==> flow/design.v <==
`timescale 1ns / 1ps
module dff(      
    input clk,  
    input rst,
    input D,     
    output reg Q
);
    always @(posedge clk) begin
        if (rst)
            Q <= 1'b0;
        else
            Q <= D;
    end
endmodule
module debouncer(
    input clk,  
    input rst,
    input btn_in, 
    output btn_out
    );
    wire Q1, Q2, Q2_bar;
    dff dff1(
        .clk (clk),
        .rst (rst),
        .D (btn_in),
        .Q (Q1)
    );
    dff dff2 (
        .clk (clk),
        .rst (rst),
        .D (Q1),
        .Q (Q2)
    );
    assign Q2_bar  = ~Q2;
    assign btn_out = Q2_bar & Q1;
endmodule
`timescale 1ns / 1ps
module select_phase(
    input clk,       
    input rst,
    input sel,       
    input [7: 0] seg,	 
    input [3: 0] an,		 
    output phase,	 
    output reg [27: 0] pships
    );
    reg [2: 0] sel_count;
    assign phase = (sel_count < 3'd4) ? 0: 1;
    reg [27: 0] guess_bit;
    always @* begin
        guess_bit = 28'd0;
        case (an)
            4'b1110: begin
                case (seg)
                    8'b11111110: guess_bit = 28'd1 << 1;
                    8'b11111101: guess_bit = 28'd1 << 0;
                    8'b11111011: guess_bit = 28'd1 << 4;
                    8'b11110111: guess_bit = 28'd1 << 3;
                    8'b11101111: guess_bit = 28'd1 << 2;
                    8'b11011111: guess_bit = 28'd1 << 6;
                    8'b10111111: guess_bit = 28'd1 << 5;
                    default: ;
                endcase
            end
            4'b1101: begin
                case (seg)
                    8'b11111110: guess_bit = 28'd1 << 8;
                    8'b11111101: guess_bit = 28'd1 << 7;
                    8'b11111011: guess_bit = 28'd1 << 11;
                    8'b11110111: guess_bit = 28'd1 << 10;
                    8'b11101111: guess_bit = 28'd1 << 9;
                    8'b11011111: guess_bit = 28'd1 << 13;
                    8'b10111111: guess_bit = 28'd1 << 12;
                    default: ;
                endcase
            end
            4'b1011: begin
                case (seg)
                    8'b11111110: guess_bit = 28'd1 << 15;
                    8'b11111101: guess_bit = 28'd1 << 14;
                    8'b11111011: guess_bit = 28'd1 << 18;
                    8'b11110111: guess_bit = 28'd1 << 17;
                    8'b11101111: guess_bit = 28'd1 << 16;
                    8'b11011111: guess_bit = 28'd1 << 20;
                    8'b10111111: guess_bit = 28'd1 << 19;
                    default: ;
                endcase
            end
            4'b0111: begin
                case (seg)
                    8'b11111110: guess_bit = 28'd1 << 22;
                    8'b11111101: guess_bit = 28'd1 << 21;
                    8'b11111011: guess_bit = 28'd1 << 25;
                    8'b11110111: guess_bit = 28'd1 << 24;
                    8'b11101111: guess_bit = 28'd1 << 23;
                    8'b11011111: guess_bit = 28'd1 << 27;
                    8'b10111111: guess_bit = 28'd1 << 26;
                    default: ;
                endcase
            end
            default: ;
        endcase      
    end
    always @ (posedge clk) begin
        if (rst) begin
            pships <= 0;
            sel_count <= 0;
        end
        else if(sel && sel_count < 4 && phase == 0) begin
            sel_count <= sel_count + 1'b1;     
            pships <= pships + guess_bit;
        end      
    end      
endmodule
`timescale 1ns / 1ps
module select(
    input clk,
    input rst,
    input phase,      
    input sel,       
    input btnU,      
    input btnD,      
    input btnR,      
    input btnL,      
    output reg [3: 0] an,
    output reg [7: 0] seg,
    output [27:0] pships,
    output [27:0] cships
    );
    always @ (posedge clk) begin
            if (rst) begin
                an <= 4'b1110;
                seg <= 8'b11111110;
            end
            else if (seg == 8'b11111110) begin
                if (btnR) begin
                    an <= (an == 4'b1110) ? 
                        4'b0111: (an >> 1'b1) | 4'd8;     
                end
                else begin
                    seg <= 
                    (btnL ? 8'b11111011:
                    btnU ? 8'b11111101: seg);
                end
            end
            else if (seg == 8'b11111101) begin
                if (btnR) begin
                    an <= (an == 4'b1110) ? 
                        4'b0111: (an >> 1'b1) | 4'd8;     
                end
                else begin
                    seg <= 
                    (btnL ? 8'b11110111:
                    btnD ? 8'b11111110: seg);
                end
            end
            else if (seg == 8'b11111011) begin
                seg <= 
                    (btnR ? 8'b11111110:
                    btnL? 8'b11011111:
                    btnU ? 8'b11110111: seg); 
            end
            else if(seg == 8'b11110111) begin
                seg <= 
                    (btnR ? 8'b11111101:
                    btnL ? 8'b10111111:
                    btnD ? 8'b11111011:
                    btnU ? 8'b11101111: seg); 
            end
            else if (seg == 8'b11101111) begin
                seg <= 
                    (btnR ? 8'b11111101:
                    btnL ? 8'b10111111:
                    btnD ? 8'b11110111: seg);
            end
            else if (seg == 8'b11011111) begin
                if (btnL) begin
                    an <= (an == 4'b0111) ?
                        4'b1110: ((an << 1) | 1'b1);     
                end
                else begin
                    seg <= 
                        (btnR ? 8'b11111011:    
                        btnU ? 8'b10111111: seg);
                end
            end
            else if (8'b10111111) begin
                if (btnL) begin 
                    an <= (an == 4'b0111) ?
                        4'b1110: ((an << 1) | 1'b1);     
                end
                else begin
                    seg <= 
                        (btnR ? 8'b11110111:
                        btnD ? 8'b11011111: seg);
                end
            end
            else begin
                seg <= seg;
            end
    end
endmodule
`timescale 1ns / 1ps
module game_phase(
    input clk,
    input sel,       
	 input sw,
	input rst,
	input phase,		 
    input [7: 0] seg,	 
    input [3: 0] an,		 
    output reg [27: 0] pships,  
    output reg [27: 0] sing_guess
    );
    reg [4: 0] sel_count;
    reg [27: 0] guess_bit;
    reg [27: 0] sing_bit;
    always @* begin
        guess_bit = 28'd0;
        sing_bit = 28'd0;
        case (an)
            4'b1110: begin
                case (seg)
                    8'b11111110: begin guess_bit = 28'd1 << 1; sing_bit = 28'd1 << 1; end
                    8'b11111101: begin guess_bit = 28'd1 << 0; sing_bit = 28'd1 << 0; end
                    8'b11111011: begin guess_bit = 28'd1 << 4; sing_bit = 28'd1 << 4; end
                    8'b11110111: begin guess_bit = 28'd1 << 3; sing_bit = 28'd1 << 3; end
                    8'b11101111: begin guess_bit = 28'd1 << 2; sing_bit = 28'd1 << 2; end
                    8'b11011111: begin guess_bit = 28'd1 << 6; sing_bit = 28'd1 << 6; end
                    8'b10111111: begin guess_bit = 28'd1 << 5; sing_bit = 28'd1 << 5; end
                    default: ;
                endcase
            end
            4'b1101: begin
                case (seg)
                    8'b11111110: begin guess_bit = 28'd1 << 8; sing_bit = 28'd1 << 5; end
                    8'b11111101: begin guess_bit = 28'd1 << 7; sing_bit = 28'd1 << 7; end
                    8'b11111011: begin guess_bit = 28'd1 << 11; sing_bit = 28'd1 << 11; end
                    8'b11110111: begin guess_bit = 28'd1 << 10; sing_bit = 28'd1 << 10; end
                    8'b11101111: begin guess_bit = 28'd1 << 9; sing_bit = 28'd1 << 9; end
                    8'b11011111: begin guess_bit = 28'd1 << 13; sing_bit = 28'd1 << 13; end
                    8'b10111111: begin guess_bit = 28'd1 << 12; sing_bit = 28'd1 << 12; end
                    default: ;
                endcase
            end
            4'b1011: begin
                case (seg)
                    8'b11111110: begin guess_bit = 28'd1 << 15; sing_bit = 28'd1 << 15; end
                    8'b11111101: begin guess_bit = 28'd1 << 14; sing_bit = 28'd1 << 14; end
                    8'b11111011: begin guess_bit = 28'd1 << 18; sing_bit = 28'd1 << 18; end
                    8'b11110111: begin guess_bit = 28'd1 << 17; sing_bit = 28'd1 << 17; end
                    8'b11101111: begin guess_bit = 28'd1 << 16; sing_bit = 28'd1 << 16; end
                    8'b11011111: begin guess_bit = 28'd1 << 20; sing_bit = 28'd1 << 20; end
                    8'b10111111: begin guess_bit = 28'd1 << 19; sing_bit = 28'd1 << 19; end
                    default: ;
                endcase
            end
            4'b0111: begin
                case (seg)
                    8'b11111110: begin guess_bit = 28'd1 << 22; sing_bit = 28'd1 << 22; end
                    8'b11111101: begin guess_bit = 28'd1 << 21; sing_bit = 28'd1 << 21; end
                    8'b11111011: begin guess_bit = 28'd1 << 25; sing_bit = 28'd1 << 25; end
                    8'b11110111: begin guess_bit = 28'd1 << 24; sing_bit = 28'd1 << 24; end
                    8'b11101111: begin guess_bit = 28'd1 << 23; sing_bit = 28'd1 << 23; end
                    8'b11011111: begin guess_bit = 28'd1 << 27; sing_bit = 28'd1 << 27; end
                    8'b10111111: begin guess_bit = 28'd1 << 26; sing_bit = 28'd1 << 26; end
                    default: ;
                endcase
            end
            default: ;
        endcase      
    end
    always @ (posedge clk) begin
		if (rst) begin
				sel_count <= 0;
				pships <= 0;
				sing_guess <= 0;
        end else if(!sw && sel && phase) begin
            sel_count <= sel_count + 1'b1;     
            if (guess_bit != 28'd0) begin
                pships <= pships | guess_bit;
                sing_guess <= sing_bit;
            end
        end      
    end      
endmodule
`timescale 1ns / 1ps
module correct_guess_counter(
    input clk,      
    input rst,
    input sel,
    input phase,
    input sw,
    input [27: 0] c_curr_guess,
    input [27: 0] p_curr_guess,
    input [27: 0] cships,
    input [27: 0] pships,
    output finish
    );
    reg [2: 0] c_correct;
    reg [2: 0] p_correct;
    assign finish = (c_correct >= 4 || p_correct >= 4);
    always @(posedge clk) begin
        if (rst) begin
            c_correct <= 0;
            p_correct <= 0;
        end
        else if(phase && sw && sel) begin 
            c_correct <= c_correct + |(pships & c_curr_guess);
        end
        else if(phase && sel && !sw) begin      
            p_correct <= p_correct + |(cships & p_curr_guess);
        end
    end
endmodule
`timescale 1ns / 1ps
module c_guess_generator
(
    input clk,       
    input rst,
	input sel,
    input sw,        
	input phase,
    output reg [27: 0] comp_guess,
    output reg [27: 0] sing_guess
);
    reg [4:0] counter;
    reg [27: 0] guess;
    always @* begin
        case (counter)
            5'd0: guess = 28'h0000020;    
            5'd1: guess = 28'h0000040;    
            5'd2: guess = 28'h0010000;    
            5'd3: guess = 28'h0400000;    
            5'd4: guess = 28'h0000004;    
            5'd5: guess = 28'h0000080;    
            5'd6: guess = 28'h0000400;    
            5'd7: guess = 28'h0000200;    
            5'd8: guess = 28'h2000000;    
            5'd9: guess = 28'h0080000;    
            5'd10: guess = 28'h4000000;    
            5'd11: guess = 28'h0004000;    
            5'd12: guess = 28'h0000010;    
            5'd13: guess = 28'h0000800;    
            5'd14: guess = 28'h0000100;    
            5'd15: guess = 28'h0000008;    
            5'd16: guess = 28'h0040000;    
            5'd17: guess = 28'h0000001;    
            5'd18: guess = 28'h0002000;    
            5'd19: guess = 28'h0001000;    
            5'd20: guess = 28'h0800000;    
            5'd21: guess = 28'h0100000;    
            5'd22: guess = 28'h0200000;    
            5'd23: guess = 28'h1000000;    
            5'd24: guess = 28'h8000000;    
            5'd25: guess = 28'h0000002;    
            5'd26: guess = 28'h0008000;    
            5'd27: guess = 28'h0020000;    
            default: guess = 28'h0000000;
        endcase
    end
    always @ (posedge clk) begin
		if (rst) begin
			  counter <= 0;
			  comp_guess <= 0;
			  sing_guess <= 0;
        end else if (sw && sel && phase && counter < 5'd28) begin         
            comp_guess <= comp_guess | guess;
            sing_guess <= guess;
            counter <= counter + 1;
        end      
    end      
endmodule
`timescale 1ns / 1ps
module vga640x480(
	input clk,		 
	input phase,			 
    input finish,
	input rst,			 
	input [27: 0] pships,		 
	input [27: 0] cships,		 
	input [27: 0] pguess,		 
	input [27: 0] cguess,		 
	output hsync,		 
	output vsync,		 
	output reg [2:0] red,	 
	output reg [2:0] green,  
	output reg [1:0] blue	 
	);
    reg [27: 0] p_guess_res;
    reg [27: 0] c_guess_res;
    parameter hpixels = 800; 
    parameter vlines = 521;  
    parameter hpulse = 96; 	 
    parameter vpulse = 2; 	 
    parameter hbp = 144; 	 
    parameter hfp = 784; 	 
    parameter vbp = 31; 		 
    parameter vfp = 511; 	 
    parameter mid_v = 271 ;	 
    parameter ship_len = 70;	 
    parameter ship_w = 20; 	 
    parameter in_ship_sep = 10;  
    parameter vf_off = 60;	 
    parameter vb_off = 60;	 
    parameter vm_off = 30;   
    parameter horiz_sep = 24 ; 	 
    parameter c_sh1_x = hfp - horiz_sep - ship_w;
    parameter c_sh1_y = vbp + vb_off;
    parameter c_sh2_x = c_sh1_x;
    parameter c_sh2_y = c_sh1_y + ship_len + in_ship_sep;
    parameter c_sh3_x = c_sh1_x - ship_len - in_ship_sep;
    parameter c_sh3_y = c_sh1_y;
    parameter c_sh4_x = c_sh3_x;
    parameter c_sh4_y = c_sh3_y + ship_len;
    parameter c_sh5_x = c_sh4_x;
    parameter c_sh5_y = c_sh4_y + (in_ship_sep + ship_len - ship_w);
    parameter c_sh6_x = c_sh3_x - ship_w - in_ship_sep;
    parameter c_sh6_y = c_sh1_y;
    parameter c_sh7_x = c_sh6_x;
    parameter c_sh7_y = c_sh6_y + ship_len + in_ship_sep;
    parameter c_sh8_x = c_sh6_x - horiz_sep - ship_w;
    parameter c_sh8_y = vbp + vb_off;
    parameter c_sh9_x = c_sh8_x;
    parameter c_sh9_y = c_sh8_y + ship_len + in_ship_sep;
    parameter c_sh10_x = c_sh8_x - ship_len - in_ship_sep;
    parameter c_sh10_y = c_sh8_y;
    parameter c_sh11_x = c_sh10_x;
    parameter c_sh11_y = c_sh10_y + ship_len;
    parameter c_sh12_x = c_sh10_x;
    parameter c_sh12_y = c_sh11_y + (in_ship_sep + ship_len - ship_w);
    parameter c_sh13_x = c_sh10_x - ship_w - in_ship_sep;
    parameter c_sh13_y = c_sh8_y;
    parameter c_sh14_x = c_sh13_x;
    parameter c_sh14_y = c_sh13_y + ship_len + in_ship_sep;
    parameter c_sh15_x = c_sh13_x - horiz_sep - ship_w;
    parameter c_sh15_y = vbp + vb_off;
    parameter c_sh16_x = c_sh15_x;
    parameter c_sh16_y = c_sh15_y + ship_len + in_ship_sep;
    parameter c_sh17_x = c_sh15_x - ship_len - in_ship_sep;
    parameter c_sh17_y = c_sh15_y;
    parameter c_sh18_x = c_sh17_x;
    parameter c_sh18_y = c_sh17_y + ship_len;
    parameter c_sh19_x = c_sh17_x;
    parameter c_sh19_y = c_sh18_y + (in_ship_sep + ship_len - ship_w);
    parameter c_sh20_x = c_sh17_x - ship_w - in_ship_sep;
    parameter c_sh20_y = c_sh15_y;
    parameter c_sh21_x = c_sh20_x;
    parameter c_sh21_y = c_sh20_y + ship_len + in_ship_sep;
    parameter c_sh22_x = c_sh20_x - horiz_sep - ship_w;
    parameter c_sh22_y = vbp + vb_off;
    parameter c_sh23_x = c_sh22_x;
    parameter c_sh23_y = c_sh22_y + ship_len + in_ship_sep;
    parameter c_sh24_x = c_sh22_x - ship_len - in_ship_sep;
    parameter c_sh24_y = c_sh22_y;
    parameter c_sh25_x = c_sh24_x;
    parameter c_sh25_y = c_sh24_y + ship_len;
    parameter c_sh26_x = c_sh24_x;
    parameter c_sh26_y = c_sh25_y + (in_ship_sep + ship_len - ship_w);
    parameter c_sh27_x = c_sh24_x - ship_w - in_ship_sep;
    parameter c_sh27_y = c_sh22_y;
    parameter c_sh28_x = c_sh27_x;
    parameter c_sh28_y = c_sh27_y + ship_len + in_ship_sep;
	parameter p_sh1_x = hfp - horiz_sep - ship_w;
	parameter p_sh1_y = mid_v + vm_off;
	parameter p_sh2_x = p_sh1_x;
	parameter p_sh2_y = p_sh1_y + ship_len + in_ship_sep;
	parameter p_sh3_x = p_sh1_x - ship_len - in_ship_sep;
	parameter p_sh3_y = p_sh1_y;
	parameter p_sh4_x = p_sh3_x;
	parameter p_sh4_y = p_sh3_y + ship_len;
	parameter p_sh5_x = p_sh4_x;
	parameter p_sh5_y = p_sh4_y + (in_ship_sep + ship_len - ship_w);
	parameter p_sh6_x = p_sh3_x - ship_w - in_ship_sep;
	parameter p_sh6_y = p_sh1_y;
	parameter p_sh7_x = p_sh6_x;
	parameter p_sh7_y = p_sh6_y + ship_len + in_ship_sep;
	parameter p_sh8_x = p_sh6_x - horiz_sep - ship_w;
	parameter p_sh8_y = mid_v + vm_off;
	parameter p_sh9_x = p_sh8_x;
	parameter p_sh9_y = p_sh8_y + ship_len + in_ship_sep;
	parameter p_sh10_x = p_sh8_x - ship_len - in_ship_sep;
	parameter p_sh10_y = p_sh8_y;
	parameter p_sh11_x = p_sh10_x;
	parameter p_sh11_y = p_sh10_y + ship_len;
	parameter p_sh12_x = p_sh10_x;
	parameter p_sh12_y = p_sh11_y + (in_ship_sep + ship_len - ship_w);
	parameter p_sh13_x = p_sh10_x - ship_w - in_ship_sep;
	parameter p_sh13_y = p_sh8_y;
	parameter p_sh14_x = p_sh13_x;
	parameter p_sh14_y = p_sh13_y + ship_len + in_ship_sep;
	parameter p_sh15_x = p_sh13_x - horiz_sep - ship_w;
	parameter p_sh15_y = mid_v + vm_off;
	parameter p_sh16_x = p_sh15_x;
	parameter p_sh16_y = p_sh15_y + ship_len + in_ship_sep;
	parameter p_sh17_x = p_sh15_x - ship_len - in_ship_sep;
	parameter p_sh17_y = p_sh15_y;
	parameter p_sh18_x = p_sh17_x;
	parameter p_sh18_y = p_sh17_y + ship_len;
	parameter p_sh19_x = p_sh17_x;
	parameter p_sh19_y = p_sh18_y + (in_ship_sep + ship_len - ship_w);
	parameter p_sh20_x = p_sh17_x - ship_w - in_ship_sep;
	parameter p_sh20_y = p_sh15_y;
	parameter p_sh21_x = p_sh20_x;
	parameter p_sh21_y = p_sh20_y + ship_len + in_ship_sep;
	parameter p_sh22_x = p_sh20_x - horiz_sep - ship_w;
	parameter p_sh22_y = mid_v + vm_off;
	parameter p_sh23_x = p_sh22_x;
	parameter p_sh23_y = p_sh22_y + ship_len + in_ship_sep;
	parameter p_sh24_x = p_sh22_x - ship_len - in_ship_sep;
	parameter p_sh24_y = p_sh22_y;
	parameter p_sh25_x = p_sh24_x;
	parameter p_sh25_y = p_sh24_y + ship_len;
	parameter p_sh26_x = p_sh24_x;
	parameter p_sh26_y = p_sh25_y + (in_ship_sep + ship_len - ship_w);
	parameter p_sh27_x = p_sh24_x - ship_w - in_ship_sep;
	parameter p_sh27_y = p_sh22_y;
	parameter p_sh28_x = p_sh27_x;
	parameter p_sh28_y = p_sh27_y + ship_len + in_ship_sep;
    reg [9:0] hc;
    reg [9:0] vc;
    always @(posedge clk)
    begin
        if (rst) begin
            hc <= 0;
            vc <= 0;
        end
        else if (hc < hpixels - 1)
            hc <= hc + 1;
        else
        begin
            hc <= 0;
            if (vc < vlines - 1)
                vc <= vc + 1;
            else
                vc <= 0;
        end
    end
    assign hsync = (hc < hpulse) ? 0:1;
    assign vsync = (vc < vpulse) ? 0:1;
    always @(posedge clk) begin
      if (rst) begin
        p_guess_res = 0;
        c_guess_res = 0;
        green = 3'b000;
        red = 3'b000;
        blue = 2'b00;
      end
      else begin
        if(phase) begin
            p_guess_res = p_guess_res | (cships & pguess);   
            c_guess_res = c_guess_res | (pships & cguess);   
        end
        if (vc >= c_sh1_y && vc < c_sh1_y + ship_len && hc >= c_sh1_x && hc < c_sh1_x + ship_w) begin
            if (phase && p_guess_res[0] && pguess[0] && !finish) begin
                green = 3'b000;
                red = 3'b111;
                blue = 2'b00;
            end
            else if (phase && !p_guess_res[0] && pguess[0] && !finish) begin
                green = 3'b000;
                red = 3'b000;
                blue = 2'b11;
            end
            else begin
                green = 3'b101;
                red = 3'b101;
                blue = 2'b10;
            end
        end
        else if (vc >= c_sh2_y && vc < c_sh2_y + ship_len && hc >= c_sh2_x && hc < c_sh2_x  + ship_w) begin
            if (phase && p_guess_res[1] && pguess[1] && !finish) begin
                green = 3'b000;
                red = 3'b111;
                blue = 2'b00;
            end
            else if (phase && !p_guess_res[1] && pguess[1] && !finish) begin
                green = 3'b000;
                red = 3'b000;
                blue = 2'b11;
            end
            else begin
                green = 3'b101;
                red = 3'b101;
                blue = 2'b10;
            end
        end
        else if (vc >= c_sh3_y && vc < c_sh3_y + ship_w && hc >= c_sh3_x && hc < c_sh3_x + ship_len) begin
            if (phase && p_guess_res[2] && pguess[2] && !finish) begin
                green = 3'b000;
                red = 3'b111;
                blue = 2'b00;
            end
            else if (phase && !p_guess_res[2] && pguess[2] && !finish) begin
                green = 3'b000;
                red = 3'b000;
                blue = 2'b11;
            end
            else begin
                green = 3'b101;
                red = 3'b101;
                blue = 2'b10;
            end
        end
        else if (vc >= c_sh4_y && vc < c_sh4_y + ship_w && hc >= c_sh4_x && hc < c_sh4_x + ship_len) begin
            if (phase && p_guess_res[3] && pguess[3] && !finish) begin
                green = 3'b000;
                red = 3'b111;
                blue = 2'b00;
            end
            else if (phase && !p_guess_res[3] && pguess[3] && !finish) begin
                green = 3'b000;
                red = 3'b000;
                blue = 2'b11;
            end
            else begin
                green = 3'b101;
                red = 3'b101;
                blue = 2'b10;
            end
        end
        else if (vc >= c_sh5_y && vc < c_sh5_y + ship_w && hc >= c_sh5_x && hc < c_sh5_x + ship_len) begin
            if (phase && p_guess_res[4] && pguess[4] && !finish) begin
                green = 3'b000;
                red = 3'b111;
                blue = 2'b00;
            end
            else if (phase && !p_guess_res[4] && pguess[4] && !finish) begin
                green = 3'b000;
                red = 3'b000;
                blue = 2'b11;
            end
            else begin
                green = 3'b101;
                red = 3'b101;
                blue = 2'b10;
            end
        end
        else if (vc >= c_sh6_y && vc < c_sh6_y + ship_len && hc >= c_sh6_x && hc < c_sh6_x + ship_w) begin
            if (phase && p_guess_res[5] && pguess[5] && !finish) begin
                green = 3'b000;
                red = 3'b111;
                blue = 2'b00;
            end
            else if (phase && !p_guess_res[5] && pguess[5] && !finish) begin
                green = 3'b000;
                red = 3'b000;
                blue = 2'b11;
            end
            else begin
                green = 3'b101;
                red = 3'b101;
                blue = 2'b10;
            end
        end
        else if (vc >= c_sh7_y && vc < c_sh7_y + ship_len && hc >= c_sh7_x && hc < c_sh7_x + ship_w) begin
            if (phase && p_guess_res[6] && pguess[6] && !finish) begin
                green = 3'b000;
                red = 3'b111;
                blue = 2'b00;
            end
            else if (phase && !p_guess_res[6] && pguess[6] && !finish) begin
                green = 3'b000;
                red = 3'b000;
                blue = 2'b11;
            end
            else begin
                green = 3'b101;
                red = 3'b101;
                blue = 2'b10;
            end
        end
        else if (vc >= c_sh8_y && vc < c_sh8_y + ship_len && hc >= c_sh8_x && hc < c_sh8_x + ship_w) begin
            if (phase && p_guess_res && pguess[7] && !finish) begin
                green = 3'b000;
                red = 3'b111;
                blue = 2'b00;
            end
            else if (phase && !p_guess_res && pguess[7] && !finish) begin
                green = 3'b000;
                red = 3'b000;
                blue = 2'b11;
            end
            else begin
                green = 3'b101;
                red = 3'b101;
                blue = 2'b10;
            end
        end
        else if (vc >= c_sh9_y && vc < c_sh9_y + ship_len && hc >= c_sh9_x && hc < c_sh9_x + ship_w) begin
            if (phase && p_guess_res[8] && pguess[8] && !finish) begin
                green = 3'b000;
                red = 3'b111;
                blue = 2'b00;
            end
            else if (phase && !p_guess_res[8] && pguess[8] && !finish) begin
                green = 3'b000;
                red = 3'b000;
                blue = 2'b11;
            end
            else begin
                green = 3'b101;
                red = 3'b101;
                blue = 2'b10;
            end
        end
        else if (vc >= c_sh10_y && vc < c_sh10_y + ship_w && hc >= c_sh10_x && hc < c_sh10_x + ship_len) begin
            if (phase && p_guess_res[9] && pguess[9] && !finish) begin
                green = 3'b000;
                red = 3'b111;
                blue = 2'b00;
            end
            else if (phase && !p_guess_res[9] && pguess[9] && !finish) begin
                green = 3'b000;
                red = 3'b000;
                blue = 2'b11;
            end
            else begin
                green = 3'b101;
                red = 3'b101;
                blue = 2'b10;
            end
        end
        else if (vc >= c_sh11_y && vc < c_sh11_y + ship_w && hc >= c_sh11_x && hc < c_sh11_x + ship_len) begin
            if (phase && p_guess_res[10] && pguess[10] && !finish) begin
                green = 3'b000;
                red = 3'b111;
                blue = 2'b00;
            end
            else if (phase && !p_guess_res[10] && pguess[10] && !finish) begin
                green = 3'b000;
                red = 3'b000;
                blue = 2'b11;
            end
            else begin
                green = 3'b101;
                red = 3'b101;
                blue = 2'b10;
            end
        end
        else if (vc >= c_sh12_y && vc < c_sh12_y + ship_w && hc >= c_sh12_x && hc < c_sh12_x + ship_len) begin
            if (phase && p_guess_res[11] && pguess[11] && !finish) begin
                green = 3'b000;
                red = 3'b111;
                blue = 2'b00;
            end
            else if (phase && !p_guess_res[11] && pguess[11] && !finish) begin
                green = 3'b000;
                red = 3'b000;
                blue = 2'b11;
            end
            else begin
                green = 3'b101;
                red = 3'b101;
                blue = 2'b10;
            end
        end
        else if (vc >= c_sh13_y && vc < c_sh13_y + ship_len && hc >= c_sh13_x && hc < c_sh13_x + ship_w) begin
            if (phase && p_guess_res[12] && pguess[12] && !finish) begin
                green = 3'b000;
                red = 3'b111;
                blue = 2'b00;
            end
            else if (phase && !p_guess_res[12] && pguess[12] && !finish) begin
                green = 3'b000;
                red = 3'b000;
                blue = 2'b11;
            end
            else begin
                green = 3'b101;
                red = 3'b101;
                blue = 2'b10;
            end
        end
        else if (vc >= c_sh14_y && vc < c_sh14_y + ship_len && hc >= c_sh14_x && hc < c_sh14_x + ship_w) begin
            if (phase && p_guess_res[13] && pguess[13] && !finish) begin
                green = 3'b000;
                red = 3'b111;
                blue = 2'b00;
            end
            else if (phase && !p_guess_res[13] && pguess[13] && !finish) begin
                green = 3'b000;
                red = 3'b000;
                blue = 2'b11;
            end
            else begin
                green = 3'b101;
                red = 3'b101;
                blue = 2'b10;
            end
        end
        else if (vc >= c_sh15_y && vc < c_sh15_y + ship_len && hc >= c_sh15_x && hc < c_sh15_x + ship_w) begin
            if (phase && p_guess_res[14] && pguess[14] && !finish) begin
                green = 3'b000;
                red = 3'b111;
                blue = 2'b00;
            end
            else if (phase && !p_guess_res[14] && pguess[14] && !finish) begin
                green = 3'b000;
                red = 3'b000;
                blue = 2'b11;
            end
            else begin
                green = 3'b101;
                red = 3'b101;
                blue = 2'b10;
            end
        end
        else if (vc >= c_sh16_y && vc < c_sh16_y + ship_len && hc >= c_sh16_x && hc < c_sh16_x + ship_w) begin
            if (phase && p_guess_res[15] && pguess[15] && !finish) begin
                green = 3'b000;
                red = 3'b111;
                blue = 2'b00;
            end
            else if (phase && !p_guess_res[15] && pguess[15] && !finish) begin
                green = 3'b000;
                red = 3'b000;
                blue = 2'b11;
            end
            else begin
                green = 3'b101;
                red = 3'b101;
                blue = 2'b10;
            end
        end
        else if (vc >= c_sh17_y && vc < c_sh17_y + ship_w && hc >= c_sh17_x && hc < c_sh17_x + ship_len) begin
            if (phase && p_guess_res[16] && pguess[16] && !finish) begin
                green = 3'b000;
                red = 3'b111;
                blue = 2'b00;
            end
            else if (phase && !p_guess_res[16] && pguess[16] && !finish) begin
                green = 3'b000;
                red = 3'b000;
                blue = 2'b11;
            end
            else begin
                green = 3'b101;
                red = 3'b101;
                blue = 2'b10;
            end
        end
        else if (vc >= c_sh18_y && vc < c_sh18_y + ship_w && hc >= c_sh18_x && hc < c_sh18_x + ship_len) begin
            if (phase && p_guess_res[17] && pguess[17] && !finish) begin
                green = 3'b000;
                red = 3'b111;
                blue = 2'b00;
            end
            else if (phase && !p_guess_res[17] && pguess[17] && !finish) begin
                green = 3'b000;
                red = 3'b000;
                blue = 2'b11;
            end
            else begin
                green = 3'b101;
                red = 3'b101;
                blue = 2'b10;
            end
        end
        else if (vc >= c_sh19_y && vc < c_sh19_y + ship_w && hc >= c_sh19_x && hc < c_sh19_x + ship_len) begin
            if (phase && p_guess_res[18] && pguess[18] && !finish) begin
                green = 3'b000;
                red = 3'b111;
                blue = 2'b00;
            end
            else if (phase && !p_guess_res[18] && pguess[18] && !finish) begin
                green = 3'b000;
                red = 3'b000;
                blue = 2'b11;
            end
            else begin
                green = 3'b101;
                red = 3'b101;
                blue = 2'b10;
            end
        end
        else if (vc >= c_sh20_y && vc < c_sh20_y + ship_len && hc >= c_sh20_x && hc < c_sh20_x + ship_w) begin
            if (phase && p_guess_res[19] && pguess[19] && !finish) begin
                green = 3'b000;
                red = 3'b111;
                blue = 2'b00;
            end
            else if (phase && !p_guess_res[19] && pguess[19] && !finish) begin
                green = 3'b000;
                red = 3'b000;
                blue = 2'b11;
            end
            else begin
                green = 3'b101;
                red = 3'b101;
                blue = 2'b10;
            end
        end
        else if (vc >= c_sh21_y && vc < c_sh21_y + ship_len && hc >= c_sh21_x && hc < c_sh21_x + ship_w) begin
            if (phase && p_guess_res[20] && pguess[20] && !finish) begin
                green = 3'b000;
                red = 3'b111;
                blue = 2'b00;
            end
            else if (phase && !p_guess_res[20] && pguess[20] && !finish) begin
                green = 3'b000;
                red = 3'b000;
                blue = 2'b11;
            end
            else begin
                green = 3'b101;
                red = 3'b101;
                blue = 2'b10;
            end
        end
        else if (vc >= c_sh22_y && vc < c_sh15_y + ship_len && hc >= c_sh22_x && hc < c_sh22_x + ship_w) begin
            if (phase && p_guess_res[21] && pguess[21] && !finish) begin
                green = 3'b000;
                red = 3'b111;
                blue = 2'b00;
            end
            else if (phase && !p_guess_res[21] && pguess[21] && !finish) begin
                green = 3'b000;
                red = 3'b000;
                blue = 2'b11;
            end
            else begin
                green = 3'b101;
                red = 3'b101;
                blue = 2'b10;
            end
        end
        else if (vc >= c_sh23_y && vc < c_sh23_y + ship_len && hc >= c_sh23_x && hc < c_sh23_x + ship_w) begin
            if (phase && p_guess_res[22] && pguess[22] && !finish) begin
                green = 3'b000;
                red = 3'b111;
                blue = 2'b00;
            end
            else if (phase && !p_guess_res[22] && pguess[22] && !finish) begin
                green = 3'b000;
                red = 3'b000;
                blue = 2'b11;
            end
            else begin
                green = 3'b101;
                red = 3'b101;
                blue = 2'b10;
            end
        end
        else if (vc >= c_sh24_y && vc < c_sh24_y + ship_w && hc >= c_sh24_x && hc < c_sh24_x + ship_len) begin
            if (phase && p_guess_res[23] && pguess[23] && !finish) begin
                green = 3'b000;
                red = 3'b111;
                blue = 2'b00;
            end
            else if (phase && !p_guess_res[23] && pguess[23] && !finish) begin
                green = 3'b000;
                red = 3'b000;
                blue = 2'b11;
            end
            else begin
                green = 3'b101;
                red = 3'b101;
                blue = 2'b10;
            end
        end
        else if (vc >= c_sh25_y && vc < c_sh25_y + ship_w && hc >= c_sh26_x && hc < c_sh26_x + ship_len) begin
            if (phase && p_guess_res[24] && pguess[24] && !finish) begin
                green = 3'b000;
                red = 3'b111;
                blue = 2'b00;
            end
            else if (phase && !p_guess_res[24] && pguess[24] && !finish) begin
                green = 3'b000;
                red = 3'b000;
                blue = 2'b11;
            end
            else begin
                green = 3'b101;
                red = 3'b101;
                blue = 2'b10;
            end
        end
        else if (vc >= c_sh26_y && vc < c_sh26_y + ship_w && hc >= c_sh26_x && hc < c_sh26_x + ship_len) begin
            if (phase && p_guess_res[25] && pguess[25] && !finish) begin
                green = 3'b000;
                red = 3'b111;
                blue = 2'b00;
            end
            else if (phase && !p_guess_res[25] && pguess[25] && !finish) begin
                green = 3'b000;
                red = 3'b000;
                blue = 2'b11;
            end
            else begin
                green = 3'b101;
                red = 3'b101;
                blue = 2'b10;
            end
        end
        else if (vc >= c_sh27_y && vc < c_sh27_y + ship_len && hc >= c_sh27_x && hc < c_sh27_x + ship_w) begin
            if (phase && p_guess_res[26] && pguess[26] && !finish) begin
                green = 3'b000;
                red = 3'b111;
                blue = 2'b00;
            end
            else if (phase && !p_guess_res[26] && pguess[26] && !finish) begin
                green = 3'b000;
                red = 3'b000;
                blue = 2'b11;
            end
            else begin
                green = 3'b101;
                red = 3'b101;
                blue = 2'b10;
            end
        end
        else if (vc >= c_sh28_y && vc < c_sh28_y + ship_len && hc >= c_sh28_x && hc < c_sh28_x + ship_w) begin
            if (phase && p_guess_res[27] && pguess[27] && !finish) begin
                green = 3'b000;
                red = 3'b111;
                blue = 2'b00;
            end
            else if (phase && !p_guess_res[27] && pguess[27] && !finish) begin
                green = 3'b000;
                red = 3'b000;
                blue = 2'b11;
            end
            else begin
                green = 3'b101;
                red = 3'b101;
                blue = 2'b10;
            end
        end
		else if (vc >= p_sh1_y && vc < p_sh1_y + ship_len && hc >= p_sh1_x && hc < p_sh1_x + ship_w) begin
				if (phase && c_guess_res[0] && cguess[0] && !finish) begin
					green = 3'b000;
					red = 3'b111;
					blue = 2'b00;
				end
				else if (pships[0] && !finish) begin
					green = 3'b111;
					red = 3'b111;
					blue = 2'b11;
				end
				else if (phase && !c_guess_res[0] && cguess[0] && !finish) begin
					green = 3'b000;
					red = 3'b000;
					blue = 2'b11;
				end
				else begin
					green = 3'b101;
					red = 3'b101;
					blue = 2'b10;
				end
		end
		else if (vc >= p_sh2_y && vc < p_sh2_y + ship_len && hc >= p_sh2_x && hc < p_sh2_x  + ship_w) begin
				if (phase && c_guess_res[1] && cguess[1] && !finish) begin
					green = 3'b000;
					red = 3'b111;
					blue = 2'b00;
				end
				else if (pships[1] && !finish) begin
					green = 3'b111;
					red = 3'b111;
					blue = 2'b11;
				end
				else if (phase && !c_guess_res[1] && cguess[1] && !finish) begin
					green = 3'b000;
					red = 3'b000;
					blue = 2'b11;
				end
				else begin
					green = 3'b101;
					red = 3'b101;
					blue = 2'b10;
				end
		end
		else if (vc >= p_sh3_y && vc < p_sh3_y + ship_w && hc >= p_sh3_x && hc < p_sh3_x + ship_len) begin
				if (phase && c_guess_res[2] && cguess[2] && !finish) begin
					green = 3'b000;
					red = 3'b111;
					blue = 2'b00;
				end
				else if (pships[2] && !finish) begin
					green = 3'b111;
					red = 3'b111;
					blue = 2'b11;
				end
				else if (phase && !c_guess_res[2] && cguess[2] && !finish) begin
					green = 3'b000;
					red = 3'b000;
					blue = 2'b11;
				end
				else begin
					green = 3'b101;
					red = 3'b101;
					blue = 2'b10;
				end
		end
		else if (vc >= p_sh4_y && vc < p_sh4_y + ship_w && hc >= p_sh4_x && hc < p_sh4_x + ship_len) begin
				if (phase && c_guess_res[3] && cguess[3] && !finish) begin
					green = 3'b000;
					red = 3'b111;
					blue = 2'b00;
				end
				else if (pships[3] && !finish) begin
					green = 3'b111;
					red = 3'b111;
					blue = 2'b11;
				end
				else if (phase && !c_guess_res[3] && cguess[3] && !finish) begin
					green = 3'b000;
					red = 3'b000;
					blue = 2'b11;
				end
				else begin
					green = 3'b101;
					red = 3'b101;
					blue = 2'b10;
				end
		end
		else if (vc >= p_sh5_y && vc < p_sh5_y + ship_w && hc >= p_sh5_x && hc < p_sh5_x + ship_len) begin
				if (phase && c_guess_res[4] && cguess[4] && !finish) begin
					green = 3'b000;
					red = 3'b111;
					blue = 2'b00;
				end
				else if (pships[4] && !finish) begin
					green = 3'b111;
					red = 3'b111;
					blue = 2'b11;
				end
				else if (phase && !c_guess_res[4] && cguess[4] && !finish) begin
					green = 3'b000;
					red = 3'b000;
					blue = 2'b11;
				end
				else begin
					green = 3'b101;
					red = 3'b101;
					blue = 2'b10;
				end
		end
		else if (vc >= p_sh6_y && vc < p_sh6_y + ship_len && hc >= p_sh6_x && hc < p_sh6_x + ship_w) begin
				if (phase && c_guess_res[5] && cguess[5] && !finish) begin
					green = 3'b000;
					red = 3'b111;
					blue = 2'b00;
				end
				else if (pships[5] && !finish) begin
					green = 3'b111;
					red = 3'b111;
					blue = 2'b11;
				end
				else if (phase && !c_guess_res[5] && cguess[5] && !finish) begin
					green = 3'b000;
					red = 3'b000;
					blue = 2'b11;
				end
				else begin
					green = 3'b101;
					red = 3'b101;
					blue = 2'b10;
				end
		end
		else if (vc >= p_sh7_y && vc < p_sh7_y + ship_len && hc >= p_sh7_x && hc < p_sh7_x + ship_w) begin
				if (phase && c_guess_res[6] && cguess[6] && !finish) begin
					green = 3'b000;
					red = 3'b111;
					blue = 2'b00;
				end
				else if (pships[6] && !finish) begin
					green = 3'b111;
					red = 3'b111;
					blue = 2'b11;
				end
				else if (phase && !c_guess_res[6] && cguess[6] && !finish) begin
					green = 3'b000;
					red = 3'b000;
					blue = 2'b11;
				end
				else begin
					green = 3'b101;
					red = 3'b101;
					blue = 2'b10;
				end
		end
		else if (vc >= p_sh8_y && vc < p_sh8_y + ship_len && hc >= p_sh8_x && hc < p_sh8_x + ship_w) begin
				if (phase && c_guess_res[7] && cguess[7] && !finish) begin
					green = 3'b000;
					red = 3'b111;
					blue = 2'b00;
				end
				else if (pships[7] && !finish) begin
					green = 3'b111;
					red = 3'b111;
					blue = 2'b11;
				end
				else if (phase && !c_guess_res[7] && cguess[7] && !finish) begin
					green = 3'b000;
					red = 3'b000;
					blue = 2'b11;
				end
				else begin
					green = 3'b101;
					red = 3'b101;
					blue = 2'b10;
				end
		end
		else if (vc >= p_sh9_y && vc < p_sh9_y + ship_len && hc >= p_sh9_x && hc < p_sh9_x + ship_w) begin
				if (phase && c_guess_res[8] && cguess[8] && !finish) begin
					green = 3'b000;
					red = 3'b111;
					blue = 2'b00;
				end
				else if (pships[8] && !finish) begin
					green = 3'b111;
					red = 3'b111;
					blue = 2'b11;
				end
				else if (phase && !c_guess_res[8] && cguess[8] && !finish) begin
					green = 3'b000;
					red = 3'b000;
					blue = 2'b11;
				end
				else begin
					green = 3'b101;
					red = 3'b101;
					blue = 2'b10;
				end
		end
		else if (vc >= p_sh10_y && vc < p_sh10_y + ship_w && hc >= p_sh10_x && hc < p_sh10_x + ship_len) begin
				if (phase && c_guess_res[9] && cguess[9] && !finish) begin
					green = 3'b000;
					red = 3'b111;
					blue = 2'b00;
				end
				else if (pships[9] && !finish) begin
					green = 3'b111;
					red = 3'b111;
					blue = 2'b11;
				end
				else if (phase && !c_guess_res[9] && cguess[9] && !finish) begin
					green = 3'b000;
					red = 3'b000;
					blue = 2'b11;
				end
				else begin
					green = 3'b101;
					red = 3'b101;
					blue = 2'b10;
				end
		end
		else if (vc >= p_sh11_y && vc < p_sh11_y + ship_w && hc >= p_sh11_x && hc < p_sh11_x + ship_len) begin
				if (phase && c_guess_res[10] && cguess[10] && !finish) begin
					green = 3'b000;
					red = 3'b111;
					blue = 2'b00;
				end
				else if (pships[10] && !finish) begin
					green = 3'b111;
					red = 3'b111;
					blue = 2'b11;
				end
				else if (phase && !c_guess_res[10] && cguess[10] && !finish) begin
					green = 3'b000;
					red = 3'b000;
					blue = 2'b11;
				end
				else begin
					green = 3'b101;
					red = 3'b101;
					blue = 2'b10;
				end
		end
		else if (vc >= p_sh12_y && vc < p_sh12_y + ship_w && hc >= p_sh12_x && hc < p_sh12_x + ship_len) begin
				if (phase && c_guess_res[11] && cguess[11] && !finish) begin
					green = 3'b000;
					red = 3'b111;
					blue = 2'b00;
				end
				else if (pships[11] && !finish) begin
					green = 3'b111;
					red = 3'b111;
					blue = 2'b11;
				end
				else if (phase && !c_guess_res[11] && cguess[11] && !finish) begin
					green = 3'b000;
					red = 3'b000;
					blue = 2'b11;
				end
				else begin
					green = 3'b101;
					red = 3'b101;
					blue = 2'b10;
				end
		end
		else if (vc >= p_sh13_y && vc < p_sh13_y + ship_len && hc >= p_sh13_x && hc < p_sh13_x + ship_w) begin
				if (phase && c_guess_res[12] && cguess[12] && !finish) begin
					green = 3'b000;
					red = 3'b111;
					blue = 2'b00;
				end
				else if (pships[12] && !finish) begin
					green = 3'b111;
					red = 3'b111;
					blue = 2'b11;
				end
				else if (phase && !c_guess_res[12] && cguess[12] && !finish) begin
					green = 3'b000;
					red = 3'b000;
					blue = 2'b11;
				end
				else begin
					green = 3'b101;
					red = 3'b101;
					blue = 2'b10;
				end
		end
		else if (vc >= p_sh14_y && vc < p_sh14_y + ship_len && hc >= p_sh14_x && hc < p_sh14_x + ship_w) begin
				if (phase && c_guess_res[13] && cguess[13] && !finish) begin
					green = 3'b000;
					red = 3'b111;
					blue = 2'b00;
				end
				else if (pships[13] && !finish) begin
					green = 3'b111;
					red = 3'b111;
					blue = 2'b11;
				end
				else if (phase && !c_guess_res[13] && cguess[13] && !finish) begin
					green = 3'b000;
					red = 3'b000;
					blue = 2'b11;
				end
				else begin
					green = 3'b101;
					red = 3'b101;
					blue = 2'b10;
				end
		end
		else if (vc >= p_sh15_y && vc < p_sh15_y + ship_len && hc >= p_sh15_x && hc < p_sh15_x + ship_w) begin
				if (phase && c_guess_res[14] && cguess[14] && !finish) begin
					green = 3'b000;
					red = 3'b111;
					blue = 2'b00;
				end
				else if (pships[14] && !finish) begin
					green = 3'b111;
					red = 3'b111;
					blue = 2'b11;
				end
				else if (phase && !c_guess_res[14] && cguess[14] && !finish) begin
					green = 3'b000;
					red = 3'b000;
					blue = 2'b11;
				end
				else begin
					green = 3'b101;
					red = 3'b101;
					blue = 2'b10;
				end
		end
		else if (vc >= p_sh16_y && vc < p_sh16_y + ship_len && hc >= p_sh16_x && hc < p_sh16_x + ship_w) begin
				if (phase && c_guess_res[15] && cguess[15] && !finish) begin
					green = 3'b000;
					red = 3'b111;
					blue = 2'b00;
				end
				else if (pships[15] && !finish) begin
					green = 3'b111;
					red = 3'b111;
					blue = 2'b11;
				end
				else if (phase && !c_guess_res[15] && cguess[15] && !finish) begin
					green = 3'b000;
					red = 3'b000;
					blue = 2'b11;
				end
				else begin
					green = 3'b101;
					red = 3'b101;
					blue = 2'b10;
				end
		end
		else if (vc >= p_sh17_y && vc < p_sh17_y + ship_w && hc >= p_sh17_x && hc < p_sh17_x + ship_len) begin
				if (phase && c_guess_res[16] && cguess[16] && !finish) begin
					green = 3'b000;
					red = 3'b111;
					blue = 2'b00;
				end
				else if (pships[16] && !finish) begin
					green = 3'b111;
					red = 3'b111;
					blue = 2'b11;
				end
				else if (phase && !c_guess_res[16] && cguess[16] && !finish) begin
					green = 3'b000;
					red = 3'b000;
					blue = 2'b11;
				end
				else begin
					green = 3'b101;
					red = 3'b101;
					blue = 2'b10;
				end
		end
		else if (vc >= p_sh18_y && vc < p_sh18_y + ship_w && hc >= p_sh18_x && hc < p_sh18_x + ship_len) begin
				if (phase && c_guess_res[17] && cguess[17] && !finish) begin
					green = 3'b000;
					red = 3'b111;
					blue = 2'b00;
				end
				else if (pships[17] && !finish) begin
					green = 3'b111;
					red = 3'b111;
					blue = 2'b11;
				end
				else if (phase && !c_guess_res[17] && cguess[17] && !finish) begin
					green = 3'b000;
					red = 3'b000;
					blue = 2'b11;
				end
				else begin
					green = 3'b101;
					red = 3'b101;
					blue = 2'b10;
				end
		end
		else if (vc >= p_sh19_y && vc < p_sh19_y + ship_w && hc >= p_sh19_x && hc < p_sh19_x + ship_len) begin
				if (phase && c_guess_res[18] && cguess[18] && !finish) begin
					green = 3'b000;
					red = 3'b111;
					blue = 2'b00;
				end
				else if (pships[18] && !finish) begin
					green = 3'b111;
					red = 3'b111;
					blue = 2'b11;
				end
				else if (phase && !c_guess_res[18] && cguess[18] && !finish) begin
					green = 3'b000;
					red = 3'b000;
					blue = 2'b11;
				end
				else begin
					green = 3'b101;
					red = 3'b101;
					blue = 2'b10;
				end
		end
		else if (vc >= p_sh20_y && vc < p_sh20_y + ship_len && hc >= p_sh20_x && hc < p_sh20_x + ship_w) begin
				if (phase && c_guess_res[19] && cguess[19] && !finish) begin
					green = 3'b000;
					red = 3'b111;
					blue = 2'b00;
				end
				else if (pships[19] && !finish) begin
					green = 3'b111;
					red = 3'b111;
					blue = 2'b11;
				end
				else if (phase && !c_guess_res[19] && cguess[19] && !finish) begin
					green = 3'b000;
					red = 3'b000;
					blue = 2'b11;
				end
				else begin
					green = 3'b101;
					red = 3'b101;
					blue = 2'b10;
				end
		end
		else if (vc >= p_sh21_y && vc < p_sh21_y + ship_len && hc >= p_sh21_x && hc < p_sh21_x + ship_w) begin
				if (phase && c_guess_res[20] && cguess[20] && !finish) begin
					green = 3'b000;
					red = 3'b111;
					blue = 2'b00;
				end
				else if (pships[20] && !finish) begin
					green = 3'b111;
					red = 3'b111;
					blue = 2'b11;
				end
				else if (phase && !c_guess_res[20] && cguess[20] && !finish) begin
					green = 3'b000;
					red = 3'b000;
					blue = 2'b11;
				end
				else begin
					green = 3'b101;
					red = 3'b101;
					blue = 2'b10;
				end
		end
		else if (vc >= p_sh22_y && vc < p_sh15_y + ship_len && hc >= p_sh22_x && hc < p_sh22_x + ship_w) begin
				if (phase && c_guess_res[21] && cguess[21] && !finish) begin
					green = 3'b000;
					red = 3'b111;
					blue = 2'b00;
				end
				else if (pships[21] && !finish) begin
					green = 3'b111;
					red = 3'b111;
					blue = 2'b11;
				end
				else if (phase && !c_guess_res[21] && cguess[21] && !finish) begin
					green = 3'b000;
					red = 3'b000;
					blue = 2'b11;
				end
				else begin
					green = 3'b101;
					red = 3'b101;
					blue = 2'b10;
				end
		end
		else if (vc >= p_sh23_y && vc < p_sh23_y + ship_len && hc >= p_sh23_x && hc < p_sh23_x + ship_w) begin
				if (phase && c_guess_res[22] && cguess[22] && !finish) begin
					green = 3'b000;
					red = 3'b111;
					blue = 2'b00;
				end
				else if (pships[22] && !finish) begin
					green = 3'b111;
					red = 3'b111;
					blue = 2'b11;
				end
				else if (phase && !c_guess_res[22] && cguess[22] && !finish) begin
					green = 3'b000;
					red = 3'b000;
					blue = 2'b11;
				end
				else begin
					green = 3'b101;
					red = 3'b101;
					blue = 2'b10;
				end
		end
		else if (vc >= p_sh24_y && vc < p_sh24_y + ship_w && hc >= p_sh24_x && hc < p_sh24_x + ship_len) begin
				if (phase && c_guess_res[23] && cguess[23] && !finish) begin
					green = 3'b000;
					red = 3'b111;
					blue = 2'b00;
				end
				else if (pships[23] && !finish) begin
					green = 3'b111;
					red = 3'b111;
					blue = 2'b11;
				end
				else if (phase && !c_guess_res[23] && cguess[23] && !finish) begin
					green = 3'b000;
					red = 3'b000;
					blue = 2'b11;
				end
				else begin
					green = 3'b101;
					red = 3'b101;
					blue = 2'b10;
				end
		end
		else if (vc >= p_sh25_y && vc < p_sh25_y + ship_w && hc >= p_sh26_x && hc < p_sh26_x + ship_len) begin
				if (phase && c_guess_res[24] && cguess[24] && !finish) begin
					green = 3'b000;
					red = 3'b111;
					blue = 2'b00;
				end
				else if (pships[24] && !finish) begin
					green = 3'b111;
					red = 3'b111;
					blue = 2'b11;
				end
				else if (phase && !c_guess_res[24] && cguess[24] && !finish) begin
					green = 3'b000;
					red = 3'b000;
					blue = 2'b11;
				end
				else begin
					green = 3'b101;
					red = 3'b101;
					blue = 2'b10;
				end
		end
		else if (vc >= p_sh26_y && vc < p_sh26_y + ship_w && hc >= p_sh26_x && hc < p_sh26_x + ship_len) begin
				if (phase && c_guess_res[25] && cguess[25] && !finish) begin
					green = 3'b000;
					red = 3'b111;
					blue = 2'b00;
				end
				else if (pships[25] && !finish) begin
					green = 3'b111;
					red = 3'b111;
					blue = 2'b11;
				end
				else if (phase && !c_guess_res[25] && cguess[25] && !finish) begin
					green = 3'b000;
					red = 3'b000;
					blue = 2'b11;
				end
				else begin
					green = 3'b101;
					red = 3'b101;
					blue = 2'b10;
				end
		end
		else if (vc >= p_sh27_y && vc < p_sh27_y + ship_len && hc >= p_sh27_x && hc < p_sh27_x + ship_w) begin
				if (phase && c_guess_res[26] && cguess[26] && !finish) begin
					green = 3'b000;
					red = 3'b111;
					blue = 2'b00;
				end
				else if (pships[26] && !finish) begin
					green = 3'b111;
					red = 3'b111;
					blue = 2'b11;
				end
				else if (phase && !c_guess_res[26] && cguess[26] && !finish) begin
					green = 3'b000;
					red = 3'b000;
					blue = 2'b11;
				end
				else begin
					green = 3'b101;
					red = 3'b101;
					blue = 2'b10;
				end
		end
		else if (vc >= p_sh28_y && vc < p_sh28_y + ship_len && hc >= p_sh28_x && hc < p_sh28_x + ship_w) begin
				if (phase && c_guess_res[27] && cguess[27] && !finish) begin
					green = 3'b000;
					red = 3'b111;
					blue = 2'b00;
				end
				else if (pships[27] && !finish) begin
					green = 3'b111;
					red = 3'b111;
					blue = 2'b11;
				end
				else if (phase && !c_guess_res[27] && cguess[27] && !finish) begin
					green = 3'b000;
					red = 3'b000;
					blue = 2'b11;
				end
				else begin
					green = 3'b101;
					red = 3'b101;
					blue = 2'b10;
				end
		end
        else begin
            green = 3'b000;
            red = 3'b000;
            blue = 2'b00;
        end
      end
    end
endmodule
`timescale 1ns / 1ps
module battle_ship(
      input wire clk,			 
      input wire clr,
      input wire btnU,
      input wire btnD,
      input wire btnR,
      input wire btnL,
      input wire sel,
	    input sw,
      output wire [2:0] red,	 
      output wire [2:0] green,   
      output wire [1:0] blue,	     
      output wire [3:0] an,
      output wire [7:0] seg,
      output wire hsync,		 
      output wire vsync			 
	);
	wire clock_4Hz = clk;
	wire clock_25Mhz = clk;
	wire turn;
	wire phase;
  wire finish;
	wire [27: 0] pships;
	wire [27: 0] cships;
  wire [27: 0] c_curr_guess;
  wire [27: 0] p_curr_guess;
	assign cships = 28'b1000000100010000000000010000;
	wire db_btnR;
	wire db_btnL;
	wire db_btnU;
	wire db_btnD;
	wire db_btnSel;
	wire db_btnRst;
	debouncer db_r(
    .clk (clock_4Hz),
		.rst (clr),
    .btn_in (btnR),
    .btn_out (db_btnR)
	);
	debouncer db_l(
		.clk (clock_4Hz),
		.rst (clr),
		.btn_in (btnL),
		.btn_out (db_btnL)
	);
	debouncer db_u(
		.clk (clock_4Hz),
		.rst (clr),
		.btn_in (btnU),
		.btn_out (db_btnU)
	);
	debouncer db_d(
		.clk (clock_4Hz),
		.rst (clr),
		.btn_in (btnD),
		.btn_out (db_btnD)
	);
	debouncer db_sel(
		.clk (clock_4Hz),
		.rst (clr),
		.btn_in (sel),
		.btn_out (db_btnSel)
	);
	assign db_btnRst = clr;
	wire [27:0] cguess;
	wire [27:0] pguess;
	vga640x480 myDisplay(
		.clk(clock_25Mhz),
		.rst(clr),
		.phase(phase),
    .finish (finish),
		.cships(cships),
		.pships(pships),
		.hsync(hsync),
		.vsync(vsync),
		.cguess(cguess),
		.pguess(pguess),
		.red(red),
		.green(green),
		.blue(blue)
	);
	select_phase confirm_select(
		.clk (clock_4Hz),
		.rst (clr),
		.sel (db_btnSel),
		.seg (seg),
		.an (an),
		.phase (phase),
		.pships (pships)
	);
	select mySelections(
		.clk (clock_4Hz),
		.rst (db_btnRst),     	 
		.phase (phase),   		 
		.sel  (db_btnSel),     	 
		.btnU (db_btnU),
		.btnR (db_btnR),
		.btnL (db_btnL),
		.btnD (db_btnD),
		.seg (seg),
		.an (an)
	);
  correct_guess_counter correct_guesses(
      .clk (clock_4Hz),
      .rst (clr),
      .sel (db_btnSel),
      .phase(phase),
      .sw (sw),
      .c_curr_guess (c_curr_guess),
      .p_curr_guess (p_curr_guess),
      .cships (cships),
      .pships (pships),
      .finish (finish)
  ); 
	game_phase myGame(     
		.clk (clock_4Hz),
		.sel (db_btnSel),    
		.rst (db_btnRst),
		.phase (phase),	
		.sw (sw),
		.seg (seg),
		.an (an),
		.pships (pguess),     
    .sing_guess (p_curr_guess)     
	);
	c_guess_generator cguesses
	(
		 .clk (clock_4Hz),
		 .sel (db_btnSel),          
		 .rst (db_btnRst),
		 .sw (sw),
		 .phase (phase),
		 .comp_guess (cguess),
     .sing_guess (c_curr_guess)    
	);
endmodule
; ---- Tool chain data of battle_ship
; Each step is given for the RTL above and for the edited RTL.
; Lines under "orig" count in the file above, lines under "edited" in the edited file.
; "delta": "edited" minus "orig" as printed here. "rel_change_pct": 100 x difference / "orig".
; Cell names lack the library's common part.
; A cell with - has no value.
[design]
design = battle_ship
clock = clk
library = sky130hd
corner = tt_025C_1v80

; ---- Edit of the RTL
; Unified diff, file above to edited file.
; A script made this edit. It was not meant as an optimisation and need not keep what the design does.
; begin of diff
@@ -109,5 +109,5 @@
         else if(sel && sel_count < 4 && phase == 0) begin
             sel_count <= sel_count + 1'b1;     
-            pships <= pships + guess_bit;
+            pships <= pships | guess_bit;
         end      
     end      
; end of diff

; ---- Word level
; Source: Yosys, flattened and elaborated, memories not mapped. Widths are those after wreduce. Print and check cells do not count.
; Yosys's memory passes give these memory sizes; they may raise the number of words (mostly to a power of two), join words into wider ones and drop unused or constant bits.
[classes]
columns = item, orig, edited, delta, rel_change_pct
row1 = n_eq, 23, 23, 0, 0.00
row2 = compare, 49, 49, 0, 0.00
row3 = shifts, 0, 0, 0, -
row4 = n_mul, 0, 0, 0, -
row5 = n_div, 0, 0, 0, -
row6 = mux, 558, 558, 0, 0.00
row7 = bitwise, 19, 20, 1, 5.26
row8 = reduce_logical, 566, 566, 0, 0.00
row9 = addsub, 7, 6, -1, -14.29
[ops]
columns = cell, orig, edited, delta, rel_change_pct
row1 = 28-bit bitwise OR, 4, 5, 1, 25.00
row2 = 28-bit adder, 1, 0, -1, -100.00
row3 = 1-bit logical AND, 496, 496, 0, 0.00
row4 = 3-bit 2-to-1 mux, 308, 308, 0, 0.00
row5 = 2-bit 2-to-1 mux, 140, 140, 0, 0.00
row6 = 1-bit 2-to-1 mux, 59, 59, 0, 0.00
row7 = 1-bit logical NOT, 57, 57, 0, 0.00
row8 = 8-bit 2-to-1 mux, 28, 28, 0, 0.00
row9 = 10-bit by 9-bit greater-or-equal comparator with 1-bit output with constant B, 10, 10, 0, 0.00
row10 = 10-bit by 9-bit < comparator with 1-bit output with constant B, 10, 10, 0, 0.00
row11 = 4-bit 2-to-1 mux, 9, 9, 0, 0.00
row12 = 1-bit inverter, 8, 8, 0, 0.00
; The list need not be complete.
[bits]
columns = item, orig, edited, delta, rel_change_pct
row1 = n_memories, 1, 1, 0, 0.00
row2 = ramBits, 0, 0, 0, -
row3 = output_inout_bits, 22, 22, 0, 0.00
row4 = wordCells, 1251, 1251, 0, 0.00
row5 = latch_bits, 0, 0, 0, -
row6 = clocked_rd_ports_x_width, 28, 28, 0, 0.00
row7 = romBits, 896, 896, 0, 0.00
row8 = inputBits, 8, 8, 0, 0.00
row9 = regBits, 260, 260, 0, 0.00
[memory_table]
columns = item, orig, edited
row1 = mem_shapes, 32 x 28 bit 1R0W, 32 x 28 bit 1R0W

; ---- Longest topological paths
; Yosys ltp: most cells in a row. Word level: on the elaborated netlist, between registers, memories and ports. Mapped: between sequential cells and ports; inverters and the memories' decode and read muxes count.
[depth]
columns = item, orig, edited, delta, rel_change_pct
row1 = word_depth, 67, 67, 0, 0.00
row2 = abc_area, 0, 0, -, -
row3 = mapped_depth, 21, 14, -7, -33.33
row4 = mapped_depth_nobuf, 20, 12, -8, -40.00

; ---- Mapped cells and area
; Source: synth_stat.txt of the flow (Yosys; design flattened, memories mapped). It holds for the ABC_AREA given above (unset counts as 0); a run with the other value may have another netlist.
[synth_totals]
columns = item, orig, edited, delta, rel_change_pct
row1 = area_mm2, 0.0138796, 0.0121116, -0.0017680, -12.74
row2 = ff_cells, 237, 237, 0, 0.00
row3 = mapped_cells, 1848, 1606, -242, -13.10
row4 = seqArea_mm2, 0.0047446, 0.0047446, 0.0000000, 0.00
[types]
columns = cell_type, orig, edited, delta, rel_change_pct
row1 = nand2_1, 220, 178, -42, -19.09
row2 = ha_1, 38, 11, -27, -71.05
row3 = nor2_1, 307, 283, -24, -7.82
row4 = nor3_1, 46, 27, -19, -41.30
row5 = xnor2_1, 24, 5, -19, -79.17
row6 = buf_6, 15, 1, -14, -93.33
row7 = o21ai_0, 72, 60, -12, -16.67
row8 = a21oi_1, 192, 181, -11, -5.73
row9 = buf_2, 17, 28, 11, 64.71
row10 = or3_1, 17, 8, -9, -52.94
; The list need not be complete.
; The figures by module come from a second, unflattened synthesis with its own total; it is not the netlist above.
[unflattened]
columns = item, orig, edited, delta, rel_change_pct
row1 = cells_unflattened, 2413, 2138, -275, -11.40
row2 = hier_area_mm2, 0.0185265, 0.0169037, -0.0016228, -8.76
; Rows give one instance, submodules left out.
[modules_orig]
columns = module, cells, instances, mod_area_mm2
row1 = vga640x480, 1168, 1, 0.0078613
row2 = c_guess_generator, 334, 1, 0.0030517
row3 = select_phase, 385, 1, 0.0028252
row4 = game_phase, 241, 1, 0.0023573
row5 = select, 193, 1, 0.0014526
row6 = correct_guess_counter, 65, 1, 0.0005643
row7 = dff, 2, 10, 0.0000338
; orig: Further modules, not shown: 2.
[modules_edited]
columns = module, cells, instances, mod_area_mm2
row1 = vga640x480, 1151, 1, 0.00782
row2 = c_guess_generator, 334, 1, 0.0030517
row3 = game_phase, 241, 1, 0.0023573
row4 = select, 193, 1, 0.0014526
row5 = select_phase, 127, 1, 0.0012437
row6 = correct_guess_counter, 65, 1, 0.0005643
row7 = dff, 2, 10, 0.0000338
; edited: Further modules, not shown: 2.

; ---- Worst setup path after synthesis
; Path of least setup slack by OpenSTA after synthesis, without wires, with an ideal clock, recovery checks aside; 20% of the period is set as input and as output delay. Where synthesis merged equal registers, the netlist keeps one of their names.
[synth_timing]
columns = item, orig, edited, delta, rel_change_pct
row1 = path_type, reg-to-reg, input-to-reg, -, -
row2 = start, reg mySelections.seg[3], in sw, -, -
row3 = end, reg confirm_select.pships[27], reg (name not given), -, -
row4 = arrival_ns, 3.761, 3.579, -0.182, -4.84
row5 = setup_slack_ns, 6.169, 6.354, 0.185, -
row6 = stages, 20, 10, -10, -50.00
row7 = clock_period_ns, 10.0, 10.0, 0.0, 0.00
row8 = delay_ns, 3.831, 1.646, -2.185, -57.03
row9 = required_time_ns, 9.930, 9.933, 0.003, 0.03
row10 = setup_ns, 0.070, 0.067, -0.003, -
row11 = launch_ns, 0.000, 2.000, 2.000, -
row12 = period_less_setup_slack_ns, 3.831, 3.646, -0.185, -4.83
; "delay_ns" is the arrival time less input delay plus setup time.
; "stages": output pins that drive a net of the path, with the launching flip-flop's if there is one; two outputs of one cell count as two.
; "period_less_setup_slack_ns" is the clock period less the worst setup slack; recovery checks do not enter. This is arithmetic on one report: input and output delays are still those of the set period (20% each).
; Between the ends stands the longest chain of elaborated cells between them, by number of cells; it is not shown to be the way that was timed. Of several equally long chains one is given.
; A line is the first line of the expression or statement that the cell stems from. Yosys adds cells for indexed reads and writes and turns some case tables into memories.
; A register here has more assigning lines than the two given.
[synth_between_orig]
path_cell_list = dfxtp_1 > clkbuf_1 > nand4_1 > inv_1 > and2_1 > nand3b_1 > nor2_1 > ha_1 > (+4 left out) > a2bb2oi_2 > a41oi_1 > a21oi_1 > nand4_1 > and4b_1 > xor2_1 > or3_1 > a21oi_1
elab_chain_len = 4
cells_between = 13
classes_between = 1 x add/sub; 7 x eq/ne; 5 x mux
[synth_rtl_orig]
columns = item, line_no
row1 = from (decl), 126  ; output reg [7: 0] seg,
row2 = from (assign), 141  ; seg <=
row3 = from (assign), 152  ; seg <=
row4 = 8-bit equality test, 90  ; case (seg)
row5 = 28-bit case mux with 7-bit select, 90
row6 = 28-bit case mux with 4-bit select, 52  ; case (an)
row7 = 28-bit adder, 111  ; pships <= pships + guess_bit;
row8 = to (assign), 106  ; pships <= 0;
row9 = to (assign), 111
row10 = to (decl), 45  ; output reg [27: 0] pships
[synth_between_edited]
path_cell_list = and3_1 > clkbuf_1 > and2_1 > clkbuf_1 > nand4_1 > xor2_1 > nor2_1 > or2_2 > clkbuf_1 > nor2_1
elab_chain_len = 5
cells_between = 5
cone_lines = 1
classes_between = 2 x mux; 3 x reduce/logical
[synth_rtl_edited]
columns = item, line_no
row1 = from (decl), 1663  ; input sw,
row2 = 1-bit logical AND (3 in a row), 367  ; end else if (sw && sel && phase && counter < 5'd28) begin
row3 = 5-bit 2-to-1 mux (2 in a row), -

; ---- Path in the finished layout
; From the final timing report of each run of pair 1: the path of least setup slack in the routed layout; clock arrival at registers is part of the times.
[layout_timing]
columns = item, orig, edited, delta, rel_change_pct
row1 = path_type, input-to-reg, input-to-reg, -, -
row2 = start, in sw, in sw, -, -
row3 = end, reg (name not given), reg (name not given), -, -
row4 = setup_slack_ns, 5.34, 5.69, 0.35, -
row5 = launch_ns, 2.00, 2.00, 0.00, 0.00
row6 = required_time_ns, 10.48, 10.40, -0.08, -0.76
row7 = setup_ns, 0.07, 0.14, 0.07, -
row8 = clock_period_ns, 10.0, 10.0, 0.0, 0.00
row9 = arrival_ns, 5.14, 4.72, -0.42, -8.17
row10 = stages, 8, 7, -1, -12.50
; Between the ends stands the longest chain of elaborated cells between them, by number of cells; it is not shown to be the way that was timed. Of several equally long chains one is given.
[layout_between_orig]
path_cell_list = clkdlybuf4s50_1 > and3_1 > and2_2 > nand4_1 > xor2_1 > nor2_1 > or4_1 > nor2_1
elab_chain_len = 5
cells_between = 5
cone_lines = 1
classes_between = 2 x mux; 3 x reduce/logical
[layout_rtl_orig]
columns = item, line_no
row1 = from (decl), 1663  ; input sw,
row2 = 1-bit logical AND (3 in a row), 367  ; end else if (sw && sel && phase && counter < 5'd28) begin
row3 = 5-bit 2-to-1 mux (2 in a row), -
[layout_between_edited]
path_cell_list = clkdlybuf4s50_1 > and3_1 > and2_2 > nand4_1 > xor2_1 > a21oi_1 > nor2_1
elab_chain_len = 5
cells_between = 5
cone_lines = 1
classes_between = 2 x mux; 3 x reduce/logical
[layout_rtl_edited]
columns = item, line_no
row1 = from (decl), 1663  ; input sw,
row2 = 1-bit logical AND (3 in a row), 367  ; end else if (sw && sel && phase && counter < 5'd28) begin
row3 = 5-bit 2-to-1 mux (2 in a row), -

; ---- Measured runs
; Runs of the flow (Yosys, OpenROAD) on both versions; the two runs of a pair have the same settings. The constraints put input and output delay at 20% of the set period each and load the outputs with 0.01 pF.
[flow_settings_pair_1]
period_ns = 10.0
CAP_MARGIN = 20
CORE_MARGIN = 2
CORE_UTILIZATION = 40
SLEW_MARGIN = 20
[measured_pair_1]
columns = item, orig, edited, delta, rel_change_pct
row1 = totalPower_uw, 2369, 2204, -165, -6.96
row2 = final_stdcell_area_mm2, 0.0152884, 0.0134592, -0.0018292, -11.96
row3 = dieArea_mm2, 0.0362046, 0.0316876, -0.0045170, -12.48
row4 = fin_util_pct, 44.5, 45.3, 0.8, -
row5 = worstSetupSlack_ns, 5.338, 5.685, 0.347, -
row6 = fin_hold_ws_ns, 0.435, 0.444, 0.009, -
row7 = period_reached_ns, 4.662, 4.315, -0.347, -7.44
row8 = yosys_chip_area_mm2, 0.0138796, 0.0121116, -0.0017680, -12.74
row9 = timing.setup.tns_ns, 0.000, 0.000, 0.000, -
[flow_settings_pair_2]
ABC_AREA = 1
CAP_MARGIN = 25
CELL_PAD_IN_SITES_GLOBAL_PLACEMENT = 0
CORE_UTILIZATION = 16
CTS_CLUSTER_DIAMETER = 346
CTS_CLUSTER_SIZE = 65
GPL_ROUTABILITY_DRIVEN = 1
GPL_TIMING_DRIVEN = 0
MIN_ROUTING_LAYER = met1
PLACE_DENSITY = 0.91
SETUP_SLACK_MARGIN = 1.48
SLEW_MARGIN = 10
period_ns = 8.39
CORE_MARGIN = 2
[measured_pair_2]
columns = item, orig, edited, delta, rel_change_pct
row1 = totalPower_uw, 2049, 1939, -110, -5.37
row2 = final_stdcell_area_mm2, 0.0157826, 0.0149981, -0.0007845, -4.97
row3 = dieArea_mm2, 0.0890306, 0.084649, -0.0043816, -4.92
row4 = fin_util_pct, 18.4, 18.3, -0.1, -
row5 = worstSetupSlack_ns, 2.150, 3.052, 0.902, -
row6 = fin_hold_ws_ns, 0.444, 0.442, -0.002, -
row7 = period_reached_ns, 6.240, 5.338, -0.902, -14.46
row8 = yosys_chip_area_mm2, 0.0138658, 0.0131739, -0.0006919, -4.99
row9 = timing.setup.tns_ns, 0.000, 0.000, 0.000, -
; By "period_reached_ns" is meant the clock period of the run minus its worst setup slack. This is arithmetic on one report: input and output delays are still those of the set period (20% each).
; "totalPower_uw" rests on the timing tool's default activity at the inputs, not on a simulated workload.
